==> flow/design.v <==
module debounc_1 (
	clk,
	n_rst,
	din,
	dout
);
parameter T_20MS = 15'd20_000;  
input clk;
input n_rst;
input din;
output dout;
reg [14:0] cnt;
wire cnt_restart;
reg din_d1;
always @(posedge clk or negedge n_rst)
	if(!n_rst) begin
		din_d1 <= 1'b0;
	end
	else begin
		din_d1 <= din;
	end
assign cnt_restart = (din != din_d1)? 1'b1 : 1'b0;
always @(posedge clk or negedge n_rst)
	if(!n_rst) begin
		cnt <= 15'h0000;
	end
	else begin
		cnt <= (cnt_restart == 1'b1)? T_20MS :
			   (cnt > 15'h0000)? cnt - 15'h0001 : cnt;
	end
reg dout_rdy;
always @(posedge clk or negedge n_rst)
	if(!n_rst) begin
		dout_rdy <= 1'b0;
	end
	else begin
		dout_rdy <= ((cnt == 15'h0000) && (cnt_restart == 1'b0))? din : dout_rdy;
	end	
assign dout = dout_rdy;
endmodule
module debounc_2 (
	clk,
	n_rst,
	din,
	dout
);
parameter T_20MS = 15'd20_000;  
input clk;
input n_rst;
input din;
output dout;
reg [14:0] cnt;
wire cnt_restart;
reg din_d1;
always @(posedge clk or negedge n_rst)
	if(!n_rst) begin
		din_d1 <= 1'b0;
	end
	else begin
		din_d1 <= din;
	end
assign cnt_restart = (din != din_d1)? 1'b1 : 1'b0;
always @(posedge clk or negedge n_rst)
	if(!n_rst) begin
		cnt <= 15'h0000;
	end
	else begin
		 cnt <= ((cnt_restart == 1'b1) && (cnt == 15'h0000))? T_20MS :
            (cnt > 15'h0000)? cnt - 15'h0001 : cnt;
	end
reg dout_rdy;
always @(posedge clk or negedge n_rst)
   if(!n_rst) begin
      dout_rdy <= 1'b0;
   end
   else begin
      dout_rdy <= (cnt == T_20MS)? din_d1 : dout_rdy;
   end   assign dout = dout_rdy;
endmodule
module debounc_3 (
	clk,
	n_rst,
	din,
	dout
);
parameter T_20MS = 15'd20_000;  
input clk;
input n_rst;
input din;
output dout;
reg [14:0] cnt;
wire cnt_restart;
reg din_d1;
always @(posedge clk or negedge n_rst)
	if(!n_rst) begin
		din_d1 <= 1'b0;
	end
	else begin
		din_d1 <= din;
	end
assign cnt_restart = (din != din_d1)? 1'b1 : 1'b0;
always @(posedge clk or negedge n_rst)
	if(!n_rst) begin
		cnt <= 15'h0000;
	end
	else begin
		 cnt <= ((cnt_restart == 1'b1) && (cnt == 15'h0000))? T_20MS :
            (cnt > 15'h0000)? cnt - 15'h0001 : cnt;
	end
reg dout_rdy;
always @(posedge clk or negedge n_rst)
	if(!n_rst) begin
		dout_rdy <= 1'b0;
	end
	else begin
		dout_rdy <= ((cnt == 15'h0000) && (cnt_restart == 1'b0))? din : dout_rdy;
	end	
assign dout = dout_rdy;
endmodule
module edge_det_p(
    clk,
    n_rst,
    b0,
    b0_on
);
input clk;
input n_rst;
input b0;
output b0_on;
reg b0_d1;
reg b0_d2;
wire b0_on;
always @(posedge clk or negedge n_rst)  
if(!n_rst) begin
    b0_d1 <= 1'b0;
    b0_d2 <= 1'b0;
end
else begin
    b0_d1 <= b0;
    b0_d2 <= b0_d1;
end
assign b0_on = (b0_d1 && !b0_d2) ? 1'b1 : 1'b0;  
endmodule
module led(
  clk,
  n_rst,
  din,
  dout
  );
input clk;
input n_rst;
input din;
output reg dout;
parameter T_1S = 20'd1_000_000; 
reg [19:0] counter; 
reg din_prev; 
always @(posedge clk or negedge n_rst) begin
  if (!n_rst) begin
    counter <= 0;
    dout <= 0;
    din_prev <= 0;
  end 
  else begin
    if (din != din_prev) begin
      counter <= 0;  
      dout <= 1;  
    end 
    else if (counter >= T_1S) begin
      dout <= 0;
      counter <= counter;  
    end 
    else begin
      counter <= counter + 1;  
    end
    din_prev <= din;  
  end
end
endmodule
module doorlock_hdl(
  clk,
  n_rst,
  bt,
  btstar,
  led
);
input clk;
input n_rst;
input [9:0] bt;
input btstar;
output led;
parameter S_IDLE = 3'h0;
parameter S_FIRST = 3'h1;
parameter S_SEC = 3'h2;
parameter S_LAST = 3'h3;
parameter S_OPEN = 3'h4;
parameter S_FAKE = 3'h5;
wire bt_any;
reg [2:0] c_state, n_state;
always @(posedge clk or negedge n_rst)
  if(!n_rst) begin
    c_state <= S_IDLE;
  end
  else begin
    c_state <= n_state;
  end
assign bt_any = (bt == 10'h000)? 1'b0 : 1'b1;
always @(c_state or bt or btstar or bt_any)
  case (c_state)
    S_IDLE : begin
      n_state = (bt[1] == 1'b1)? S_FIRST : c_state;
    end
    S_FIRST : begin
      n_state = (bt[2] == 1'b1)? S_SEC : ((btstar == 1'b1) || (bt_any == 1'b1))? S_IDLE : c_state;
    end
    S_SEC : begin
      n_state = (bt[7] == 1'b1)? S_LAST : (btstar == 1'b1) ? S_IDLE : (bt_any == 1'b1) ? S_FAKE : c_state;
    end
    S_LAST : begin
      n_state = (btstar == 1'b1)? S_OPEN : (bt[7] == 1'b1) ? c_state : (bt_any == 1'b1)? S_FAKE : c_state;
    end
    S_OPEN : begin
      n_state = S_IDLE;
    end
    S_FAKE : begin
      n_state = (bt[7] == 1'b1) ? S_LAST : (btstar == 1'b1) ? S_IDLE : c_state;
    end
    default : begin
      n_state = S_IDLE;
    end
  endcase
assign led = (c_state == S_OPEN)? 1'b1 : 1'b0;
endmodule
module bd_if(
  clk,
  n_rst,
  bt_i,
  btstar_i,
  led_i,
  bt_o,
  btstar_o,
  led_o
  );
parameter T_1S = 20'd1_000_000;
parameter T_20MS = 15'd20_000;
input clk;
input n_rst;
input [9:0] bt_i;
input btstar_i;
input led_i;
output [9:0] bt_o;
output btstar_o;
output led_o;
wire [9:0] dwire;
debounc_1 #(.T_20MS(T_20MS)) u_debounc0(
  .clk(clk),
  .n_rst(n_rst),
  .din(bt_i[0]),
  .dout(dwire[0])
);
edge_det_p u_edgedet_p0 (
  .clk(clk),
  .n_rst(n_rst),
  .b0(dwire[0]),
  .b0_on(bt_o[0])
  );
debounc_1 #(.T_20MS(T_20MS)) u_debounc1(
  .clk(clk),
  .n_rst(n_rst),
  .din(bt_i[1]),
  .dout(dwire[1])
);
edge_det_p u_edgedet_p1 (
  .clk(clk),
  .n_rst(n_rst),
  .b0(dwire[1]),
  .b0_on(bt_o[1])
  );
debounc_2 #(.T_20MS(T_20MS)) u_debounc2(
  .clk(clk),
  .n_rst(n_rst),
  .din(bt_i[2]),
  .dout(dwire[2])
);
edge_det_p u_edgedet_p2 (
  .clk(clk),
  .n_rst(n_rst),
  .b0(dwire[2]),
  .b0_on(bt_o[2])
  );
debounc_2 #(.T_20MS(T_20MS)) u_debounc3(
  .clk(clk),
  .n_rst(n_rst),
  .din(bt_i[3]),
  .dout(dwire[3])
);
edge_det_p u_edgedet_p3 (
  .clk(clk),
  .n_rst(n_rst),
  .b0(dwire[3]),
  .b0_on(bt_o[3])
  );
debounc_2 #(.T_20MS(T_20MS)) u_debounc4(
  .clk(clk),
  .n_rst(n_rst),
  .din(bt_i[4]),
  .dout(dwire[4])
);
edge_det_p u_edgedet_p4 (
  .clk(clk),
  .n_rst(n_rst),
  .b0(dwire[4]),
  .b0_on(bt_o[4])
  );
debounc_2 #(.T_20MS(T_20MS)) u_debounc5(
  .clk(clk),
  .n_rst(n_rst),
  .din(bt_i[5]),
  .dout(dwire[5])
);
edge_det_p u_edgedet_p5 (
  .clk(clk),
  .n_rst(n_rst),
  .b0(dwire[5]),
  .b0_on(bt_o[5])
  );
debounc_3 #(.T_20MS(T_20MS)) u_debounc6(
  .clk(clk),
  .n_rst(n_rst),
  .din(bt_i[6]),
  .dout(dwire[6])
);
edge_det_p u_edgedet_p6 (
  .clk(clk),
  .n_rst(n_rst),
  .b0(dwire[6]),
  .b0_on(bt_o[6])
  );
debounc_3 #(.T_20MS(T_20MS)) u_debounc7(
  .clk(clk),
  .n_rst(n_rst),
  .din(bt_i[7]),
  .dout(dwire[7])
);
edge_det_p u_edgedet_p7(
  .clk(clk),
  .n_rst(n_rst),
  .b0(dwire[7]),
  .b0_on(bt_o[7])
  );
debounc_3 #(.T_20MS(T_20MS)) u_debounc8(
  .clk(clk),
  .n_rst(n_rst),
  .din(bt_i[8]),
  .dout(dwire[8])
);
edge_det_p u_edgedet_p8 (
  .clk(clk),
  .n_rst(n_rst),
  .b0(dwire[8]),
  .b0_on(bt_o[8])
  );
debounc_3 #(.T_20MS(T_20MS)) u_debounc9(
  .clk(clk),
  .n_rst(n_rst),
  .din(bt_i[9]),
  .dout(dwire[9])
);
edge_det_p u_edgedet_p9 (
  .clk(clk),
  .n_rst(n_rst),
  .b0(dwire[9]),
  .b0_on(bt_o[9])
  );
edge_det_p u_edgedet_pstar (
  .clk(clk),
  .n_rst(n_rst),
  .b0(~btstar_i),
  .b0_on(btstar_o)
  );
led #(.T_1S(T_1S)) u_led(
  .clk(clk),
  .n_rst(n_rst),
  .din(led_i),
  .dout(led_o)
);
endmodule
module top(
	clk,
	n_rst,
	bt,
	btstar,
	led
);
parameter T_1S = 20'd1_000_000;  
parameter T_20MS = 15'd20_000;  
input clk;
input n_rst;
input [9:0] bt;
input btstar;
output led;
wire [9:0] bt_w;
wire btstar_w;
wire led_w;
bd_if #(
	.T_1S(T_1S),
	.T_20MS(T_20MS)
) u_bd_if(
    .clk(clk),
    .n_rst(n_rst),
    .bt_i(bt),
    .btstar_i(btstar),
    .led_i(led_w),
    .bt_o(bt_w),
    .btstar_o(btstar_w),
    .led_o(led)
);
doorlock_hdl u_doorlock(
    .clk(clk),
    .n_rst(n_rst),
    .bt(bt_w),
    .btstar(btstar_w),
    .led(led_w)
);
endmodule
### From RTL to reports: top

Tool output for the design above, in the order of the flow.
Line numbers count from 1 in the design file above.
Operators: Yosys type, input widths -> output width; for muxes data width and select width s.
Cell names lack the library's common part.
A cell with n/a has no value.

* top: top
* clock input: clk
* standard-cell library: sky130hd
* timing corner: tt_025C_1v80

### Word level

Yosys after proc, flatten, opt, wreduce and memory -nomap, before mapping. Memory bits, and registers merged into a memory's read port (data or address), are not among the register bits. Print and check cells are not counted. Equal cells are merged and count once.

* bits in registers: 217
* input bits: 13
* output and inout bits: 1
* cells after elaboration: 229

* add/subtract/negate cells: 11
* $lt $le $gt $ge: 11
* eq/ne operators: 25
* mux-type cells: 58
* bitwise logic cells: 7
* reduce/logical cells: 61

Operators with widths (count)
* $mux 15: 20
* $sub 15x1->15 const B: 10
* $gt 15x1->1 const B: 10
* $logic_not 15->1: 10
* $eq 15x15->1 const B: 4
* $mux 20: 2
* $mux 3: 10
* $logic_and 1x1->1: 25
* $mux 1: 25
* $reduce_bool 2->1: 11
* $add 20x1->20 const B: 1
* $ge 20x20->1 const B: 1
* $pmux 3 s5: 1
* $ne 1x1->1: 11
* $logic_not 1->1: 11
* $logic_not 10->1: 1
* $not 1->1: 7
* $eq 3x2->1 const B: 2
* $eq 3x3->1 const B: 2
* $ne 3x3->1 const B: 2
* $ne 2x2->1 const B: 2
* $reduce_and 4->1: 1
* $eq 3x1->1 const B: 1
* $ne 3x2->1 const B: 1
* $logic_not 3->1: 1
* $logic_or 1x1->1: 1

### Longest topological paths

Depth = most cells in a row (Yosys ltp): at word level without a register or memory, in the mapped netlist without a sequential cell, where the memories' decode and read muxes count.

* depth in word-level cells: 9
* ABC_AREA: 1
* gate-level depth with buffers: 10
* mapped depth without buffers: 10

### Synthesis result

Yosys stat after the flow's synthesis: flattened, memories mapped to cells. It holds for the ABC_AREA given above (unset counts as 0); a run with the other value may have another netlist.
The area totals of this step are shown rounded.

* cells in the netlist: 1584
* mapped area: 11900 µm²
* area of sequential cells: 5510 µm²
* flip-flops: 220
* buffer cells: 9

Cell types
* dfrtp_1: count 219, area in all 5.48E+03 µm²
* nand2_1: count 388, area in all 1.46E+03 µm²
* nor2_1: count 260, area in all 975.936 µm²
* inv_1: count 230, area in all 863.328 µm²
* nand3_1: count 135, area in all 675.648 µm²
* xor2_1: count 31, area in all 271.51 µm²
* o21ai_0: count 54, area in all 270.259 µm²
* nand4_1: count 37, area in all 231.472 µm²
* ha_1: count 16, area in all 200.192 µm²
* xnor2_1: count 21, area in all 183.926 µm²
* nor2_2: count 23, area in all 143.888 µm²
* nor3_1: count 28, area in all 140.134 µm²
* nand3b_1: count 16, area in all 120.115 µm²
* a21oi_1: count 23, area in all 115.11 µm²
* nor3_2: count 7, area in all 70.067 µm²
* or2_2: count 11, area in all 68.816 µm²
* nand3_2: count 6, area in all 60.058 µm²
* o21ai_1: count 10, area in all 50.048 µm²

Not listed: further types 31, cells in them 69.

### Timing after synthesis

Path of least setup slack by OpenSTA after synthesis, without wires, with an ideal clock, recovery checks aside; 20% of the period is set as input and as output delay. Where synthesis merged equal registers, the netlist keeps one of their names.

* kind: input to register
* start: in bt[0]
* end: reg u_bd_if.u_debounc0.cnt[1]
* clock period: 10.0 ns
* input delay: 2.000 ns
* setup time: 0.074 ns
* time at the first pin: 2.000 ns
* arrival time: 2.769 ns
* data required time: 9.926 ns
* slack: 7.157 ns
* delay of the path: 0.843 ns
* stages: 8
* buffers on the path: 0
* synthesis period reached: 2.843 ns

"delay of the path" is the arrival time less input delay plus setup time.
"stages": output pins that drive a net of the path, with the launching flip-flop's if there is one; two outputs of one cell count as two.
"synthesis period reached" is the clock period less the worst setup slack; recovery checks do not enter. This is arithmetic on one report: input and output delays are still those of the set period (20% each).
The rows between start and end are the longest chain of elaborated cells between them; the timing report does not say that the signal goes this way. Where chains are equally long, one stands for them.
A line is the first line of the expression or statement that the cell stems from. Yosys adds cells for indexed reads and writes and turns some case tables into memories.

* cells stage by stage: nand2_1 > inv_1 > or2_2 > inv_2 > nor2_8 > inv_2 > nand2_1 > o21ai_2
* cells in the longest elaborated chain: 3
* elaborated cells on any way between the ends: 4
* source lines of those cells: 2
* those cells by class: eq/ne: 1; mux: 2; reduce/logical: 1

Ends and longest elaborated chain, post-synthesis
* start: declaration: RTL line 398 `input [9:0] bt;`
* $ne 1x1->1: RTL line 22 `assign cnt_restart = (din != din_d1)? 1'b1 : 1'b0;`
* $mux 1: RTL line 22
* $mux 15: RTL line 28 `cnt <= (cnt_restart == 1'b1)? T_20MS :`
* end: assignment: RTL line 25 `cnt <= 15'h0000;`
* end: assignment: RTL line 28
* end: declaration: RTL line 12 `reg [14:0] cnt;`

### Path in the finished layout

Path of least setup slack in the final report of record 1 (OpenROAD, finished layout, wires in). Where an end is a register, its clock arrival counts in the times.

* kind: register to output
* start: reg u_bd_if.u_led.dout
* end: out led
* clock period: 4.97 ns
* output delay: 0.99 ns
* time at the first pin: 0.52 ns
* arrival time: 1.41 ns
* data required time: 3.98 ns
* slack: 2.57 ns
* stages: 2
* buffers on the path: 1

A register here has more assigning lines than the two given.

* cells stage by stage: dfrtp_1 > clkdlybuf4s50_1
* cells in the longest elaborated chain: 0
* elaborated cells on any way between the ends: 0
* source lines of those cells: 0

Ends and longest elaborated chain, post-layout
* start: declaration: RTL line 153 `output reg dout;`
* start: assignment: RTL line 160 `dout <= 0;`
* start: assignment: RTL line 166 `dout <= 1;`
* end: declaration: RTL line 400 `output led;`

Subject: top on sky130hd, stored results

Hello all,

Flow measurements of top on sky130hd: 3 stored runs with different settings, listed in no order. Input and output delays are each 20% of the period that was set; the output load is 0.01 pF.
"clock period reached": clock period set for the run, less the worst setup slack. It is reckoned from that one timing run; input and output delays stay at 20% of the period that was set.
By "critical setup path time" is meant the share of the clock period that the worst setup path is allowed (20% is reserved at inputs, 20% at outputs), minus its slack. Clock arrival times at its registers enter into it.
"power": no workload was simulated; the value follows from the tool's default switching activity.
Measured values are rounded.

### Record 1

==> flow/run.sh <==
#!/bin/bash
# the make line also repeats the synthesis and layout settings of config.mk as NAME=value (left out here)
make -C /OpenROAD-flow-scripts/flow DESIGN_CONFIG=/design/flow/config.mk WORK_HOME=/design/flow/orfs CLKGATE_MAP_FILE= finish
==> flow/config.mk <==
export PLATFORM = sky130hd
export DESIGN_NAME = top
export DESIGN_NICKNAME = top
export VERILOG_FILES = /design/flow/design.v
export SDC_FILE = /design/flow/constraint.sdc
export NUM_CORES = 4
export LEC_CHECK = 0
export ABC_AREA = 1
export CAP_MARGIN = 20
export CELL_PAD_IN_SITES_GLOBAL_PLACEMENT = 0
export CORE_ASPECT_RATIO = 1.09
export CORE_MARGIN = 2
export CORE_UTILIZATION = 37
export MAX_ROUTING_LAYER = met5
export SETUP_SLACK_MARGIN = 0.27
export SLEW_MARGIN = 20
export TNS_END_PERCENT = 20
==> flow/constraint.sdc <==
create_clock -name core_clock -period 4.97 [get_ports {clk}]
set_input_delay 0.9940 -clock core_clock [delete_from_list [all_inputs] [get_ports {clk}]]
set_output_delay 0.9940 -clock core_clock [all_outputs]
set_load 0.01 [all_outputs]

Results of record 1:
- Post-route worst hold slack: 0.368 ns
- Utilization of the finished layout: 0.427
- Setup slack of the worst path: 2.57 ns
- Mapped cell area after synthesis: 11900 µm²
- Clock period reached: 2.401 ns
- Standard-cell area of the final layout: 13500 µm²
- Power: 4.16 mW
- Critical setup path time: 1.41 ns
- Critical path kind: register to output
- Total negative slack: 0.000 ns
- Area inside the die boundary: 33700 µm²

### Record 2

==> flow/run.sh <==
#!/bin/bash
# the make line also repeats the synthesis and layout settings of config.mk as NAME=value (left out here)
make -C /OpenROAD-flow-scripts/flow DESIGN_CONFIG=/design/flow/config.mk WORK_HOME=/design/flow/orfs CLKGATE_MAP_FILE= finish
==> flow/config.mk <==
export PLATFORM = sky130hd
export DESIGN_NAME = top
export DESIGN_NICKNAME = top
export VERILOG_FILES = /design/flow/design.v
export SDC_FILE = /design/flow/constraint.sdc
export NUM_CORES = 4
export LEC_CHECK = 0
export CAP_MARGIN = 5
export CELL_PAD_IN_SITES_GLOBAL_PLACEMENT = 3
export CORE_MARGIN = 6
export CORE_UTILIZATION = 62
export CTS_CLUSTER_SIZE = 24
export GPL_TIMING_DRIVEN = 0
export HOLD_SLACK_MARGIN = -0.01
export MAX_ROUTING_LAYER = met5
export MIN_ROUTING_LAYER = met1
export SETUP_SLACK_MARGIN = 0.24
export SLEW_MARGIN = 15
==> flow/constraint.sdc <==
create_clock -name core_clock -period 5.39 [get_ports {clk}]
set_input_delay 1.0780 -clock core_clock [delete_from_list [all_inputs] [get_ports {clk}]]
set_output_delay 1.0780 -clock core_clock [all_outputs]
set_load 0.01 [all_outputs]

Outcome of record 2: not finished: placement ended with error GPL-0301

### Record 3

==> flow/run.sh <==
#!/bin/bash
# the make line also repeats the synthesis and layout settings of config.mk as NAME=value (left out here)
make -C /OpenROAD-flow-scripts/flow DESIGN_CONFIG=/design/flow/config.mk WORK_HOME=/design/flow/orfs CLKGATE_MAP_FILE= finish
==> flow/config.mk <==
export PLATFORM = sky130hd
export DESIGN_NAME = top
export DESIGN_NICKNAME = top
export VERILOG_FILES = /design/flow/design.v
export SDC_FILE = /design/flow/constraint.sdc
export NUM_CORES = 4
export LEC_CHECK = 0
export CAP_MARGIN = 5
export CORE_MARGIN = 6
export CORE_UTILIZATION = 29
export CTS_CLUSTER_SIZE = 24
export GPL_TIMING_DRIVEN = 0
export HOLD_SLACK_MARGIN = -0.01
export MAX_ROUTING_LAYER = met5
export MIN_ROUTING_LAYER = met1
export SETUP_SLACK_MARGIN = 0.24
export SLEW_MARGIN = 15
==> flow/constraint.sdc <==
create_clock -name core_clock -period 3.06 [get_ports {clk}]
set_input_delay 0.6120 -clock core_clock [delete_from_list [all_inputs] [get_ports {clk}]]
set_output_delay 0.6120 -clock core_clock [all_outputs]
set_load 0.01 [all_outputs]

Results of record 3:
- Post-route worst hold slack: 0.373 ns
- Utilization of the finished layout: 0.347
- Setup slack of the worst path: 0.477 ns
- Mapped cell area after synthesis: 10400 µm²
- Clock period reached: 2.583 ns
- Standard-cell area of the final layout: 12100 µm²
- Power: 7.35 mW
- Critical setup path time: 2.58 ns
- Critical path kind: register to register
- Total negative slack: 0.000 ns
- Area inside the die boundary: 40400 µm²

Thanks
